==> flow/design.v <==
module ula(clock,rst,a,b,r,op,sb,sa,enable,sinA, sinB);
	input [7:0]a;
	input [7:0]b;
	input op;
	input clock;
	input rst;
	output reg [8:0]r;
	output sa, sb;
	input sinA;
	input sinB;
	reg saa;
	reg sbb;
	reg sinal;
	input enable;
	reg [6:0]aa;
	reg [6:0]bb;
	reg [7:0]rr;
	reg [7:0]rr_n;
	reg sinal_n;
	always @(*) begin
		saa = sinA;
		sbb = sinB;
		aa = a[6:0];
		bb = b[6:0];
		rr_n = rr;
		sinal_n = sinal;
		case(op)
			0: begin
				if(saa == 0 && sbb == 0)begin
					rr_n = aa + bb;
					sinal_n = 0;
				end
				if(saa == 1 && sbb == 0)begin
					if(aa > bb)begin
						rr_n = aa - bb;
						sinal_n = saa;
					end
					else begin
						rr_n = bb - aa;
						sinal_n = sbb;
					end
				end
				if(saa == 0 && sbb == 1)begin
					if(aa > bb)begin
						rr_n = aa - bb;
						sinal_n = saa;
					end
					else begin
						rr_n = bb - aa;
						sinal_n = sbb;
					end
				end
				if(saa == 1 && sbb == 1)begin
					rr_n = aa + bb;
					sinal_n = 1;
				end
			end	
			1: begin
			sbb = ~sbb;
			if(saa == 0 && sbb == 0)begin
					rr_n = aa + bb;
					sinal_n = 0;
				end
				if(saa == 1 && sbb == 0)begin
					if(aa > bb)begin
						rr_n = aa - bb;
						sinal_n = saa;
					end
					else begin
						rr_n = bb - aa;
						sinal_n = sbb;
					end
				end
				if(saa == 0 && sbb == 1)begin
					if(aa > bb)begin
						rr_n = aa - bb;
						sinal_n = saa;
					end
					else begin
						rr_n = bb - aa;
						sinal_n = sbb;
					end
				end
				if(saa == 1 && sbb == 1)begin
					rr_n = aa + bb;
					sinal_n = 1;
				end
			end	
		endcase
	end
	always @(posedge clock) begin
		if (rst) begin
			rr <= 0;
			sinal <= 0;
		end
		else begin
			rr <= rr_n;
			sinal <= sinal_n;
		end
	end
	always @(posedge clock) begin
		if (rst) begin
			r <= 0;
		end
		else if (rr==0) begin
			r[8] <= 1;
			r[7:0] <= rr;
		end
		else begin
			r[8] <= ~sinal;
			r[7:0] <= rr;
		end
	end
	assign sa = saa;
	assign sb = sbb;
endmodule
module bcdout(saida,saida1,saida2,in,enable);
	input [8:0] in;
	output reg [6:0]saida;
	output reg [6:0]saida1;
	output reg [6:0]saida2;
	input enable;
	reg sinal;
	reg [7:0]uni;
	reg [7:0]dez;
	reg [7:0]dezz;
	reg [7:0]cen;
	reg [6:0] su, sd, sc;
	reg [7:0] aux;
	always @(*) begin
		sinal = 0;
		aux = 0;
		uni = 0;
		dezz = 0;
		dez = 0;
		cen = 0;
		if (enable) begin
			sinal = in[8];
			aux[7:0] = in[7:0];
			uni = aux%10;
			dezz = aux%100;
			dez = dezz/10;
			cen = aux/100;
			case(uni)
				8'b00000000: 
					saida = 7'b0000001;
	            8'b00000001: 
					saida = 7'b1001111;
	            8'b00000010: 
					saida = 7'b0010010;
	            8'b00000011: 
					saida = 7'b0000110;
	            8'b00000100: 
					saida = 7'b1001100;
	            8'b00000101: 
					saida = 7'b0100100;
	            8'b00000110: 
					saida = 7'b0100000;
	            8'b00000111: 
					saida = 7'b0001111;
	            8'b00001000: 
					saida = 7'b0000000;
	            8'b00001001: 
					saida = 7'b0000100;
				default:
					saida = 7'b1111110;
        endcase
        		case(dez)
				8'b00000000: 
					saida1 = 7'b0000001;
	            8'b00000001: 
					saida1 = 7'b1001111;
	            8'b00000010: 
					saida1 = 7'b0010010;
	            8'b00000011: 
					saida1 = 7'b0000110;
	            8'b00000100: 
					saida1 = 7'b1001100;
	            8'b00000101: 
					saida1 = 7'b0100100;
	            8'b00000110: 
					saida1 = 7'b0100000;
	            8'b00000111: 
					saida1 = 7'b0001111;
	            8'b00001000: 
					saida1 = 7'b0000000;
	            8'b00001001: 
					saida1 = 7'b0000100;
				default:
					saida1 = 7'b1111110;
        endcase
        case(cen)
				8'b00000000: 
					saida2 = 7'b0000001;
	            8'b00000001: 
					saida2 = 7'b1001111;
				8'b00000010: 
					saida2 = 7'b0010010;
				default:
					saida2 = 7'b1111110;
        endcase
		end
		else begin
				saida = 7'b1111111;
				saida1 = 7'b1111111;
				saida2 = 7'b1111111;
			end	
	end
endmodule
module Remoto(clk,rst,entrada,comando,su,sd,suB,sdB,saida_1,saida1_1,saida2_1,soma_result_1,sinal_A,sinal_B);
parameter inicia            = 2'b00;   
parameter inicia_1          = 2'b01;    
parameter leitura           = 2'b10; 
parameter zera_B    = 3'b010;
parameter zera_tudo = 3'b011;
parameter soma      = 3'b100;
parameter sub       = 3'b101;
parameter muda_sinal= 3'b110;
parameter  DESLIGADO = 0;
parameter  ESPERA = 1;
parameter limite_um      =  4095; 
parameter lid_zero      =  3594;  
parameter  RECEBE_A_DEZ = 2;
parameter  RECEBE_A_UNI = 3;
parameter  MUDA_SINAL_A = 4;
parameter  RECEBE_A_DEZ_B = 5;
parameter  RECEBE_A_UNI_B = 6;
parameter  MUDA_SINAL_B = 7;
parameter  ZERA_TUDO = 8;	
parameter lid_um  			=  3281;  
parameter tempo_zero      =  648;
parameter tempo_bit  =  312;
input         clk;      
input         rst;
input         entrada;    
output reg [7:0] comando;
output reg[6:0] su;
output reg[6:0] sd;
output reg[6:0] suB;
output reg[6:0] sdB; 
wire [8:0] soma_result;
output reg [8:0] soma_result_1;
reg [4:0] estado_m;
reg [7:0] vetorA;
reg [7:0] vetorA_aux;
reg [7:0] vetorA_2;
reg [7:0] vetorA_1;
reg [7:0] vetorB;
reg [7:0] vetorB_aux;
reg [7:0] vetorB_1;
reg [7:0] vetorB_2;
reg on;
output reg sinal_A;
output reg sinal_B;
reg    [11:0] contado_inicial;            
reg           contado_inicial_flag;      
reg [26:0]delay;
reg [2:0]op;
wire [6:0] saida;
wire [6:0] saida1;
wire [6:0] saida2;
output [6:0] saida_1;
output [6:0] saida1_1;
output [6:0] saida2_1;
reg    [11:0] contador_inicial;           
reg           contador_inicial_flag;    
reg    [11:0] contagem;           
reg           contagem_flag;     
reg     [5:0] bitcount;              
reg     [1:0] estado;             
reg    [31:0] dados_control;        
reg nova_mensagem;
reg    [8:0] sr;
reg   [26:0] dl;        
assign saida_1 = saida;
assign saida1_1 = saida1;
assign saida2_1 = saida2;
ula G1(.clock(clk),.rst(rst),.a(vetorA),.b(vetorB),.r(soma_result),.op(op), .enable(on), .sinA(sinal_A),.sinB(sinal_B));
bcdout G2(.saida(saida),.saida1(saida1),.saida2(saida2),.in(soma_result_1),.enable(on));
always @(posedge clk )
if (rst)
			 contado_inicial <= 0;
else if ((estado == inicia) && !entrada)
			 contado_inicial <= contado_inicial + 1'b1;
		else                           
			 contado_inicial <= 0;	              		 	
always @(posedge clk)	
if (rst)
			 contador_inicial <= 0;
else if ((estado == inicia_1) && entrada)
			 contador_inicial <= contador_inicial + 1'b1;
		else  
			 contador_inicial <= 0;	            		 	
always @(posedge clk )
if (rst)
			 contagem <= 0;
else if ((estado == leitura) && entrada)
			 contagem <= contagem + 1'b1;
		else
			 contagem <= 1'b0;        
always @(posedge clk)
if (rst)
	     bitcount <= 6'b0;
else if (estado == leitura)
		begin
			if (contagem == tempo_bit)
					bitcount <= bitcount + 1'b1; 
		end   
	  else
	     bitcount <= 6'b0;
always @(posedge clk) 
		if (rst)
			estado <= inicia;
		else
			case (estado)
 			    inicia  : if (contado_inicial > lid_zero)  
			  	              estado <= inicia_1; 
			    inicia_1: if (contador_inicial > lid_um)
			  	              estado <= leitura;
			    leitura : if ((contagem >= limite_um) || (bitcount >= 33))
			  					      estado <= inicia;
	        default  : estado <= inicia; 
			 endcase
always @(posedge clk)
	  if (rst)
			 dados_control <= 0;
	  else if (estado == leitura)
		begin
			 if (contagem >= tempo_zero) 
			    dados_control[bitcount-1'b1] <= 1'b1;  
		end
		else
			 dados_control <= 0;
always @(posedge clk)
	  if (rst) begin
			comando <= 0;
			nova_mensagem <= 1'b0;
	  end
	  else if (bitcount == 32) begin
			 if (dados_control[31:24] == ~dados_control[23:16])
			 begin		
				comando[7:0] <= dados_control[23:16]; 
			 	nova_mensagem <= 1'b1;
			 end
			 else
				  nova_mensagem <= 1'b0 ;
		end
		else begin
			nova_mensagem <= 1'b0 ;
		end
always @(posedge clk) begin
	sr = soma_result_1;
	dl = delay;
	if (rst) begin
		estado_m <= DESLIGADO;
		on <= 0;
		op <= 1;
		vetorA <= 8'b11111111;
		vetorB <= 8'b11111111;
		sinal_A <= 0;
		sinal_B <= 0;
		soma_result_1 <= 0;
		delay <= 0;
	end
	else begin
	if(sr==0)begin
		sr=9'b000000000;
	end
	else if(!on && sr[8]==0) begin
		sr[8]=1'b1;
	end
	case(estado_m)
		DESLIGADO: begin
				if(comando == 8'b00010010 && nova_mensagem)begin
					estado_m <= ESPERA;
					on <= 1;
					vetorA<=0;
					vetorB<=0;
					op<=0;
					if(soma_result==0)begin
						sr=9'b000000000;
					end
				end
			end
		ESPERA:begin
				if(comando == 8'b00010010 && nova_mensagem)begin 
					vetorA<=8'b11111111;
					vetorB<=8'b11111111;
					sr = 9'b100000000;
					estado_m <= DESLIGADO;
					on<=0;
				end
				else if(comando == 8'b00001111)begin  
					estado_m <=  RECEBE_A_DEZ;
					vetorA<=0;
					sinal_A<=0;
					sr = 9'b100000000;
				end
				else if(comando == 8'b00010000)begin  
					estado_m <=  ZERA_TUDO;
					vetorA<=0;
					vetorB<=0;
					sinal_A<=0;
					sinal_B<=0;
					sr = 9'b100000000;
				end
				else if(comando == 8'b00010011)begin 
					estado_m <= RECEBE_A_DEZ_B;
					vetorB<=0;
					sinal_B<=0;
					sr = 9'b100000000;
				end
				else if(comando == 8'b00011010)begin 
					op<=0;
					if(soma_result==0)begin
						sr=9'b000000000;
					end
					else begin
						sr = soma_result;
					end
				end
				else if(comando == 8'b00011110)begin 
					op<=1;
					if(soma_result==0)begin
						sr=9'b000000000;
					end
					else begin
					sr = soma_result;
					end
				end
			end
		ZERA_TUDO:begin
				estado_m <= RECEBE_A_DEZ;
				sr = 9'b100000000;
		end
		RECEBE_A_DEZ_B:begin
				if(comando >= 0 && comando < 10)begin
					vetorB <=comando;
					sinal_B <=0;
					estado_m <= RECEBE_A_UNI_B;
					dl = 0;
				end
			end	
		RECEBE_A_DEZ:begin
				if(comando >= 0 && comando < 10)begin
					vetorA <= comando;
					sinal_A <=0;
					estado_m <= RECEBE_A_UNI;
					dl = 0;
				end
			end	
		RECEBE_A_UNI:begin
			dl = dl + 1'b1;
				if((dl > 78125 && (comando >= 0 && comando < 10)) && nova_mensagem)begin
					vetorA<=vetorA * 10 + comando;
					estado_m <= MUDA_SINAL_A;
					dl = 0;
				end
				else if((dl > 78125 && comando > 9) && nova_mensagem)begin
					estado_m <= MUDA_SINAL_A;
					dl = 0;
				end
			end
		RECEBE_A_UNI_B:begin
			dl = dl + 1'b1;
				if((dl > 78125 && (comando >= 0 && comando < 10)) && nova_mensagem)begin
					vetorB<=vetorB * 10 + comando;
					estado_m <= MUDA_SINAL_B;
					dl = 0;
				end
				else if((dl > 78125 && comando > 9) && nova_mensagem)begin
					estado_m <= MUDA_SINAL_B;
					dl = 0;
				end
			end
		MUDA_SINAL_A:begin
			if(comando == 8'b00001100)begin
				sinal_A<=~sinal_A;
				estado_m <=ESPERA;
			end
			else if(comando > 9 && comando != 8'b00001100)begin
				estado_m <=ESPERA;
			end
		end
		MUDA_SINAL_B:begin
			if(comando == 8'b00001100 )begin
				sinal_B<=~sinal_B;
				estado_m <=ESPERA;
			end
			else if(comando > 9 && comando != 8'b00001100)begin
				estado_m <=ESPERA;
			end
		end
	endcase	
	soma_result_1 <= sr;
	delay <= dl;
	end
end
always @(*) begin
		vetorA_1 = 0;
		vetorA_2 = 0;
		su = 7'b1111111;
		sd = 7'b1111111;
		if(vetorA > 200) begin
			su = 7'b1111111;
			sd = 7'b1111111;
		end
		else begin
			vetorA_1 = vetorA%10;
			vetorA_2 = vetorA/10;
			case(vetorA_1)
				0: 
					su = 7'b0000001;
	            1: 
					su = 7'b1001111;
	            2: 
					su = 7'b0010010;
	            3: 
					su = 7'b0000110;
	            4: 
					su = 7'b1001100;
	            5: 
					su = 7'b0100100;
	            6: 
					su = 7'b0100000;
	            7: 
					su = 7'b0001111;
	            8: 
					su = 7'b0000000;
	            9: 
					su = 7'b0000100;
        endcase
	        case(vetorA_2)
		        	0: 
		        		sd = 7'b0000001;
			        1: 
			        	sd = 7'b1001111;
			        2: 
			        	sd = 7'b0010010;
			        3: 
			        	sd = 7'b0000110;
			        4: 
			        	sd = 7'b1001100;
			        5: 
			        	sd = 7'b0100100;
			        6: 
			        	sd = 7'b0100000;
			        7: 
			        	sd = 7'b0001111;
			        8: 
			        	sd = 7'b0000000;
			        9: 
			        	sd = 7'b0000100;
			endcase
		end	
	end
	always @(*) begin
		vetorB_1 = 0;
		vetorB_2 = 0;
		suB = 7'b1111111;
		sdB = 7'b1111111;
		if(vetorB > 200) begin
			suB = 7'b1111111;
			sdB = 7'b1111111;
		end
		else begin
			vetorB_1 = vetorB%10;
			vetorB_2 = vetorB/10;
			case(vetorB_1)
					0: 
						suB = 7'b0000001;
		            1: 
						suB = 7'b1001111;
		            2: 
						suB = 7'b0010010;
		            3: 
						suB = 7'b0000110;
		            4: 
						suB = 7'b1001100;
		            5: 
						suB = 7'b0100100;
		            6: 
						suB = 7'b0100000;
		            7: 
						suB = 7'b0001111;
		            8: 
						suB = 7'b0000000;
		            9: 
						suB = 7'b0000100;
	        endcase
	        case(vetorB_2)
		        	0: 
		        		sdB = 7'b0000001;
			        1: 
			        	sdB = 7'b1001111;
			        2: 
			        	sdB = 7'b0010010;
			        3: 
			        	sdB = 7'b0000110;
			        4: 
			        	sdB = 7'b1001100;
			        5: 
			        	sdB = 7'b0100100;
			        6: 
			        	sdB = 7'b0100000;
			        7: 
			        	sdB = 7'b0001111;
			        8: 
			        	sdB = 7'b0000000;
			        9: 
			        	sdB = 7'b0000100;
			endcase
		end
	end	
endmodule
Reports on Remoto. Module Remoto before and after one edit of its RTL, step after step. "unedited" refers to lines of the RTL above, "edited" to lines of the edited file. "change": "edited" minus "unedited" as printed here. "relative change": 100 x difference / "unedited". Cell names lack the library's common part. A cell with n/a has no value.

Top module: Remoto. Clock: clk. Cell library: sky130hd. Corner: tt_025C_1v80.

Edit of the RTL. The edit as a unified diff against the file above. A script made this edit. It was not meant as an optimisation and need not keep what the design does.

```diff
@@ -333,9 +333,5 @@
 			 dados_control <= 0;
 always @(posedge clk)
-	  if (rst) begin
-			comando <= 0;
-			nova_mensagem <= 1'b0;
-	  end
-	  else if (bitcount == 32) begin
+	  if (bitcount == 32) begin
 			 if (dados_control[31:24] == ~dados_control[23:16])
 			 begin		
```

Word-level counts. Yosys after proc, flatten, opt, wreduce and memory -nomap, before mapping. Memory bits, and registers merged into a memory's read port (data or address), are not among the register bits. Print and check cells are not counted. Yosys's memory passes give these memory sizes; they may raise the number of words (mostly to a power of two), join words into wider ones and drop unused or constant bits.

Word-level totals: output and inout port bits (unedited 68, edited 68, change 0, relative change 0.00%); memories kept (unedited 6, edited 6, change 0, relative change 0.00%); memory bits (read-only) (unedited 672, edited 672, change 0, relative change 0.00%); flip-flop bits (word level) (unedited 164, edited 164, change 0, relative change 0.00%); elaborated cells (unedited 291, edited 289, change -2, relative change -0.69%); bits of input ports (unedited 3, edited 3, change 0, relative change 0.00%).

Cells by class: equal/unequal tests (unedited 51, edited 51, change 0, relative change 0.00%); mux-type cells (unedited 108, edited 108, change 0, relative change 0.00%); reductions and logical operators (unedited 56, edited 55, change -1, relative change -1.79%); add/subtract/negate cells (unedited 12, edited 12, change 0, relative change 0.00%); bitwise gates (word level) (unedited 14, edited 13, change -1, relative change -7.14%); div/mod/pow operators (unedited 8, edited 8, change 0, relative change 0.00%); multiply operators (unedited 2, edited 2, change 0, relative change 0.00%); shifts and indexed selects (unedited 1, edited 1, change 0, relative change 0.00%); $lt $le $gt $ge (unedited 12, edited 12, change 0, relative change 0.00%).

Memories: shape (words x width / read and write ports) (unedited 16 x 7 bit 1R0W; 16 x 7 bit 1R0W; 16 x 7 bit 1R0W; 16 x 7 bit 1R0W; 16 x 7 bit 1R0W; 16 x 7 bit 1R0W, edited 16 x 7 bit 1R0W; 16 x 7 bit 1R0W; 16 x 7 bit 1R0W; 16 x 7 bit 1R0W; 16 x 7 bit 1R0W; 16 x 7 bit 1R0W).

Operators by type and width: NOT 1 bit (unedited 10, edited 9, change -1, relative change -10.00%); OR reduction 2 bit (unedited 8, edited 7, change -1, relative change -12.50%); two-way mux 1 bit (unedited 33, edited 33, change 0, relative change 0.00%); two-way mux 8 bit (unedited 21, edited 21, change 0, relative change 0.00%); logical AND 1 bit (unedited 15, edited 15, change 0, relative change 0.00%); inequality test 2 bit (second input constant) (unedited 15, edited 15, change 0, relative change 0.00%); two-way mux 5 bit (unedited 13, edited 13, change 0, relative change 0.00%); two-way mux 7 bit (unedited 13, edited 13, change 0, relative change 0.00%); two-way mux 9 bit (unedited 9, edited 9, change 0, relative change 0.00%); logical NOT 4 bit (unedited 6, edited 6, change 0, relative change 0.00%); inequality test 3 bit (second input constant) (unedited 6, edited 6, change 0, relative change 0.00%); == test 8 x 5 -> 1 bit (second input constant) (unedited 5, edited 5, change 0, relative change 0.00%); == test 5 x 3 -> 1 bit (second input constant) (unedited 4, edited 4, change 0, relative change 0.00%); adder 12 x 1 -> 12 bit (second input constant) (unedited 3, edited 3, change 0, relative change 0.00%); divider 8 x 4 -> 32 bit (second input constant) (unedited 3, edited 3, change 0, relative change 0.00%); modulo 8 x 4 -> 32 bit (second input constant) (unedited 3, edited 3, change 0, relative change 0.00%); two-way mux 2 bit (unedited 3, edited 3, change 0, relative change 0.00%); two-way mux 27 bit (unedited 3, edited 3, change 0, relative change 0.00%); parallel mux 1 bit (select 2 bit) (unedited 3, edited 3, change 0, relative change 0.00%); AND reduction 2 bit (unedited 3, edited 3, change 0, relative change 0.00%); adder 8 bit (unedited 2, edited 2, change 0, relative change 0.00%); == test 5 x 2 -> 1 bit (second input constant) (unedited 2, edited 2, change 0, relative change 0.00%); == test 8 x 4 -> 1 bit (second input constant) (unedited 2, edited 2, change 0, relative change 0.00%); greater-than comparator 12 bit (second input constant) (unedited 2, edited 2, change 0, relative change 0.00%); greater-than comparator 8 bit (second input constant) (unedited 2, edited 2, change 0, relative change 0.00%); logical NOT 1 bit (unedited 2, edited 2, change 0, relative change 0.00%); logical NOT 8 bit (unedited 2, edited 2, change 0, relative change 0.00%); logical NOT 9 bit (unedited 2, edited 2, change 0, relative change 0.00%).

Not every row of either side is listed.

Depth. Longest topological path by Yosys (ltp), each cell counted once; first at word level (registers and memories cut), then after technology mapping (sequential cells cut; the memories' decode and read muxes count).

Logic depth: depth after elaboration (unedited 11, edited 11, change 0, relative change 0.00%); ABC_AREA (unedited 0, edited 0); gate-level depth with buffers (unedited 28, edited 28, change 0, relative change 0.00%); gate-level depth less buffers (unedited 26, edited 26, change 0, relative change 0.00%).

Netlist. Yosys stat after the flow's synthesis: flattened, memories mapped to cells. It holds for the ABC_AREA given above (unset counts as 0); a run with the other value may have another netlist.

Cells by type: nand2_1 (unedited 154, edited 193, change +39, relative change +25.32%); nor2_1 (unedited 204, edited 234, change +30, relative change +14.71%); a21oi_1 (unedited 125, edited 140, change +15, relative change +12.00%); nand2b_1 (unedited 12, edited 27, change +15, relative change +125.00%); o21ai_0 (unedited 125, edited 137, change +12, relative change +9.60%); xor2_1 (unedited 52, edited 40, change -12, relative change -23.08%); clkbuf_1 (unedited 61, edited 71, change +10, relative change +16.39%); a211oi_1 (unedited 12, edited 22, change +10, relative change +83.33%); nand3_1 (unedited 65, edited 74, change +9, relative change +13.85%); dfxtp_1 (unedited 153, edited 145, change -8, relative change -5.23%); o32ai_1 (unedited 2, edited 10, change +8, relative change +400.00%); edfxtp_1 (unedited 0, edited 8, change +8); o31ai_1 (unedited 32, edited 25, change -7, relative change -21.88%); or3_1 (unedited 22, edited 15, change -7, relative change -31.82%); o211ai_1 (unedited 20, edited 13, change -7, relative change -35.00%); o21ai_1 (unedited 8, edited 15, change +7, relative change +87.50%); a221o_1 (unedited 2, edited 9, change +7, relative change +350.00%); nor4_1 (unedited 16, edited 22, change +6, relative change +37.50%).

Not every row of either side is listed.

Mapped netlist: sequential area (µm²) (unedited 3062.9, edited 3143.0, change +80.1, relative change +2.62%); buffer cells (unedited 87, edited 103, change +16, relative change +18.39%); cells in the netlist (unedited 1786, edited 1969, change +183, relative change +10.25%); flip-flop cells (unedited 153, edited 153, change 0, relative change 0.00%); mapped area (µm²) (unedited 13534.2, edited 14670.3, change +1136.1, relative change +8.39%).

By module: a second synthesis without flattening, with its own total; a netlist apart from the flattened one above.

Second synthesis, totals: cell total of the unflattened synthesis (unedited 2001, edited 1975, change -26, relative change -1.30%); area (unflattened synthesis) (µm²) (unedited 15224.6, edited 15122.0, change -102.6, relative change -0.67%).

Each row is one instance without its submodules.

Modules, unedited: Remoto (cells 1362, times used 1, seq. area 2702.6 µm², area 10690.3 µm²); bcdout (cells 442, times used 1, seq. area 0.0 µm², area 2909.0 µm²); ula (cells 197, times used 1, seq. area 360.3 µm², area 1625.3 µm²).

Modules, edited: Remoto (cells 1346, times used 1, seq. area 2782.7 µm², area 10537.6 µm²); bcdout (cells 442, times used 1, seq. area 0.0 µm², area 2909.0 µm²); ula (cells 187, times used 1, seq. area 360.3 µm², area 1675.4 µm²).

Timing after synthesis. OpenSTA on the mapped netlist: ideal clock, no wires. The path of least setup slack (recovery checks aside). Input and output delay are each 20% of the period. Register names are those of the netlist, which keeps one name where synthesis merged equal registers.

Path post-synthesis: kind (unedited register to output, edited register to output); start (unedited register soma_result_1[4], edited register soma_result_1[3]); end (unedited output port saida1_1[5], edited output port saida_1[1]); external output delay (ns) (unedited 2.800, edited 2.800, change 0.000, relative change 0.00%); stages on the path (unedited 27, edited 26, change -1, relative change -3.70%); clock period (ns) (unedited 14.0, edited 14.0, change 0.0, relative change 0.00%); path buffers (unedited 2, edited 4, change +2, relative change +100.00%); time at the first pin (ns) (unedited 0.000, edited 0.000, change 0.000); delay of the path (ns) (unedited 5.686, edited 5.628, change -0.058, relative change -1.02%); data required time (ns) (unedited 11.200, edited 11.200, change 0.000, relative change 0.00%); arrival (ns) (unedited 5.686, edited 5.628, change -0.058, relative change -1.02%); slack (ns) (unedited 5.514, edited 5.572, change +0.058); synthesis period reached (ns) (unedited 8.486, edited 8.428, change -0.058, relative change -0.68%).

"delay of the path" is the arrival time less input delay plus setup time. At an output port there is no setup time. "stages on the path" counts driving pins, that of a launching flip-flop among them; a cell with two outputs on the path counts twice. "synthesis period reached" = period - worst setup slack (recovery checks aside). The figure is calculated, with input and output delays left at 20% of the set period. The rows between start and end are the longest chain of elaborated cells between them; the timing report does not say that the signal goes this way. Where chains are equally long, one stands for them. Each line given opens the expression or statement behind the cell; cells for indexed reads and writes are added by Yosys, which also makes memories of some case tables. A memory read counts as a cell of the chain, while the word-level depth stops at memories.

On the way, post-synthesis, unedited:
Cells stage by stage: dfxtp_1 > buf_4 > inv_1 > ha_1 > or2_1 > a21oi_2 > inv_1 > ha_1 > o31ai_1 > nor4_1 > nor2_1 > ha_1 > or3_1 > ha_1 > o21ai_0 > o211ai_1 > a211o_1 > buf_2 > maj3_2 > mux2_2 > a221o_1 > o21ai_2 > inv_1 > ha_1 > inv_1 > a21boi_0 > o21ai_0. The entry for length of the longest elaborated chain reads 5. The figure for elaborated cells between the ends (all ways) is 6. Source lines of those cells: 4. Those cells by class: 2 x div; 2 x mux; 1 x reduce/logical; 1 x memory.

Ends and longest elaborated chain, post-synthesis, unedited: start: declaration (line 242) `output reg [8:0] soma_result_1;`; start: assignment (line 362) `soma_result_1 <= 0;`; start: assignment (line 495) `soma_result_1 <= sr;`; modulo 8 x 7 -> 32 bit (line 141) `dezz = aux%100;`; divider 8 x 4 -> 32 bit (line 142) `dez = dezz/10;`; memory (16 x 7 bit) (line 168) `case(dez)`; two-way mux 7 bit (line 168); two-way mux 7 bit (line 137) `if (enable) begin`; end: declaration (line 263) `output [6:0] saida1_1;`.

On the way, post-synthesis, edited:
Cells stage by stage: dfxtp_1 > buf_4 > clkinv_1 > ha_1 > nand2b_1 > buf_2 > a21oi_1 > inv_1 > ha_1 > buf_2 > nand3b_1 > nor3_1 > or4_4 > nor2_4 > o311ai_4 > mux2i_1 > a2111oi_4 > and2_1 > buf_2 > xnor2_1 > ha_1 > or3_1 > mux2_2 > a21oi_2 > a211oi_2 > o21ai_1. The entry for length of the longest elaborated chain reads 4. The figure for elaborated cells between the ends (all ways) is 5. Source lines of those cells: 3. Those cells by class: 1 x div; 2 x mux; 1 x reduce/logical; 1 x memory.

Ends and longest elaborated chain, post-synthesis, edited: start: declaration (line 242) `output reg [8:0] soma_result_1;`; start: assignment (line 358) `soma_result_1 <= 0;`; start: assignment (line 491) `soma_result_1 <= sr;`; modulo 8 x 4 -> 32 bit (line 140) `uni = aux%10;`; memory (16 x 7 bit) (line 144) `case(uni)`; two-way mux 7 bit (line 144); two-way mux 7 bit (line 137) `if (enable) begin`; end: declaration (line 262) `output [6:0] saida_1;`.

Path in the finished layout. From the final timing report of the runs of pair 1: the path of least setup slack in the routed layout; clock arrival at registers is part of the times.

Path after layout: kind (unedited register to output, edited register to output); start (unedited register soma_result_1[4], edited register soma_result_1[3]); end (unedited output port saida1_1[5], edited output port saida_1[6]); data required time (ns) (unedited 8.80, edited 8.80, change 0.00, relative change 0.00%); external output delay (ns) (unedited 2.20, edited 2.20, change 0.00, relative change 0.00%); time at the first pin (ns) (unedited 0.41, edited 0.42, change +0.01, relative change +2.44%); stages on the path (unedited 26, edited 24, change -2, relative change -7.69%); clock period (ns) (unedited 11.0, edited 11.0, change 0.0, relative change 0.00%); slack (ns) (unedited 0.73, edited 0.64, change -0.09); path buffers (unedited 1, edited 1, change 0, relative change 0.00%); arrival (ns) (unedited 8.07, edited 8.16, change +0.09, relative change +1.12%).

The rows between start and end are the longest chain of elaborated cells between them; the timing report does not say that the signal goes this way. Where chains are equally long, one stands for them. A memory read counts as a cell of the chain, while the word-level depth stops at memories.

On the way, after layout, unedited:
Cells stage by stage: dfxtp_1 > inv_1 > ha_1 > or2_1 > a21oi_2 > inv_1 > ha_1 > o31ai_1 > nor4_1 > nor2_1 > ha_1 > or3_1 > ha_1 > o21ai_0 > o211ai_1 > nor2_1 > o22a_1 > mux2_2 > a221o_1 > o21ai_2 > inv_1 > ha_1 > inv_1 > a21boi_0 > o21ai_0 > clkdlybuf4s50_1. The entry for length of the longest elaborated chain reads 5. The figure for elaborated cells between the ends (all ways) is 6. Source lines of those cells: 4. Those cells by class: 2 x div; 2 x mux; 1 x reduce/logical; 1 x memory.

Ends and longest elaborated chain, after layout, unedited: start: declaration (line 242) `output reg [8:0] soma_result_1;`; start: assignment (line 362) `soma_result_1 <= 0;`; start: assignment (line 495) `soma_result_1 <= sr;`; modulo 8 x 7 -> 32 bit (line 141) `dezz = aux%100;`; divider 8 x 4 -> 32 bit (line 142) `dez = dezz/10;`; memory (16 x 7 bit) (line 168) `case(dez)`; two-way mux 7 bit (line 168); two-way mux 7 bit (line 137) `if (enable) begin`; end: declaration (line 263) `output [6:0] saida1_1;`.

On the way, after layout, edited:
Cells stage by stage: dfxtp_1 > clkinv_1 > ha_1 > nand2b_1 > a21oi_1 > inv_1 > ha_1 > nand2b_1 > nor3_1 > nor4_4 > a311oi_1 > o311a_1 > a21oi_1 > a2111oi_4 > and2_1 > xnor2_1 > ha_1 > nor4b_1 > and3_1 > a211oi_1 > nand4_1 > a211oi_2 > o21ai_1 > clkdlybuf4s50_1. The entry for length of the longest elaborated chain reads 4. The figure for elaborated cells between the ends (all ways) is 5. Source lines of those cells: 3. Those cells by class: 1 x div; 2 x mux; 1 x reduce/logical; 1 x memory.

Ends and longest elaborated chain, after layout, edited: start: declaration (line 242) `output reg [8:0] soma_result_1;`; start: assignment (line 358) `soma_result_1 <= 0;`; start: assignment (line 491) `soma_result_1 <= sr;`; modulo 8 x 4 -> 32 bit (line 140) `uni = aux%10;`; memory (16 x 7 bit) (line 144) `case(uni)`; two-way mux 7 bit (line 144); two-way mux 7 bit (line 137) `if (enable) begin`; end: declaration (line 262) `output [6:0] saida_1;`.

Flow runs. Both versions went through the flow (Yosys, OpenROAD) with the same settings in each pair. Constraints: input delay and output delay 20% of the set period each, output load 0.01 pF.

Flow settings, pair 1:
Under CORE_UTILIZATION stands 40. period_ns: 11.0. The entry for CAP_MARGIN reads 20. The figure for CORE_MARGIN is 2. Under SLEW_MARGIN stands 20.

Results, pair 1: die outline area (µm²) (unedited 35323.3, edited 38224.2, change +2900.9, relative change +8.21%); worst slack on setup checks (ns) (unedited 0.732, edited 0.635, change -0.097); chip area in the Yosys report (µm²) (unedited 13534.2, edited 14670.3, change +1136.1, relative change +8.39%); utilization (%) (unedited 45.0, edited 44.7, change -0.3); period achieved (ns) (unedited 10.268, edited 10.365, change +0.097, relative change +0.94%).

Flow settings, pair 2:
The entry for ABC_AREA reads 1. The entry for CAP_MARGIN reads 15. The figure for CORE_MARGIN is 3. Under CORE_UTILIZATION stands 71. Under CTS_CLUSTER_DIAMETER stands 346. The entry for CTS_CLUSTER_SIZE reads 59. The figure for GPL_ROUTABILITY_DRIVEN is 0. The figure for PLACE_DENSITY_LB_ADDON is 0.04. SETUP_SLACK_MARGIN: -0.92. period_ns: 11.8. Under SLEW_MARGIN stands 20.

Results, pair 2: die outline area (µm²) (unedited 21147.0, edited 20832.6, change -314.4, relative change -1.49%); worst slack on setup checks (ns) (unedited 3.151, edited 2.922, change -0.229); chip area in the Yosys report (µm²) (unedited 13800.7, edited 13586.8, change -213.9, relative change -1.55%); utilization (%) (unedited 80.8, edited 82.2, change +1.4); period achieved (ns) (unedited 8.649, edited 8.878, change +0.229, relative change +2.65%).

"period achieved": clock period set for the run, less the worst setup slack. It is reckoned from that one timing run; input and output delays stay at 20% of the period that was set.
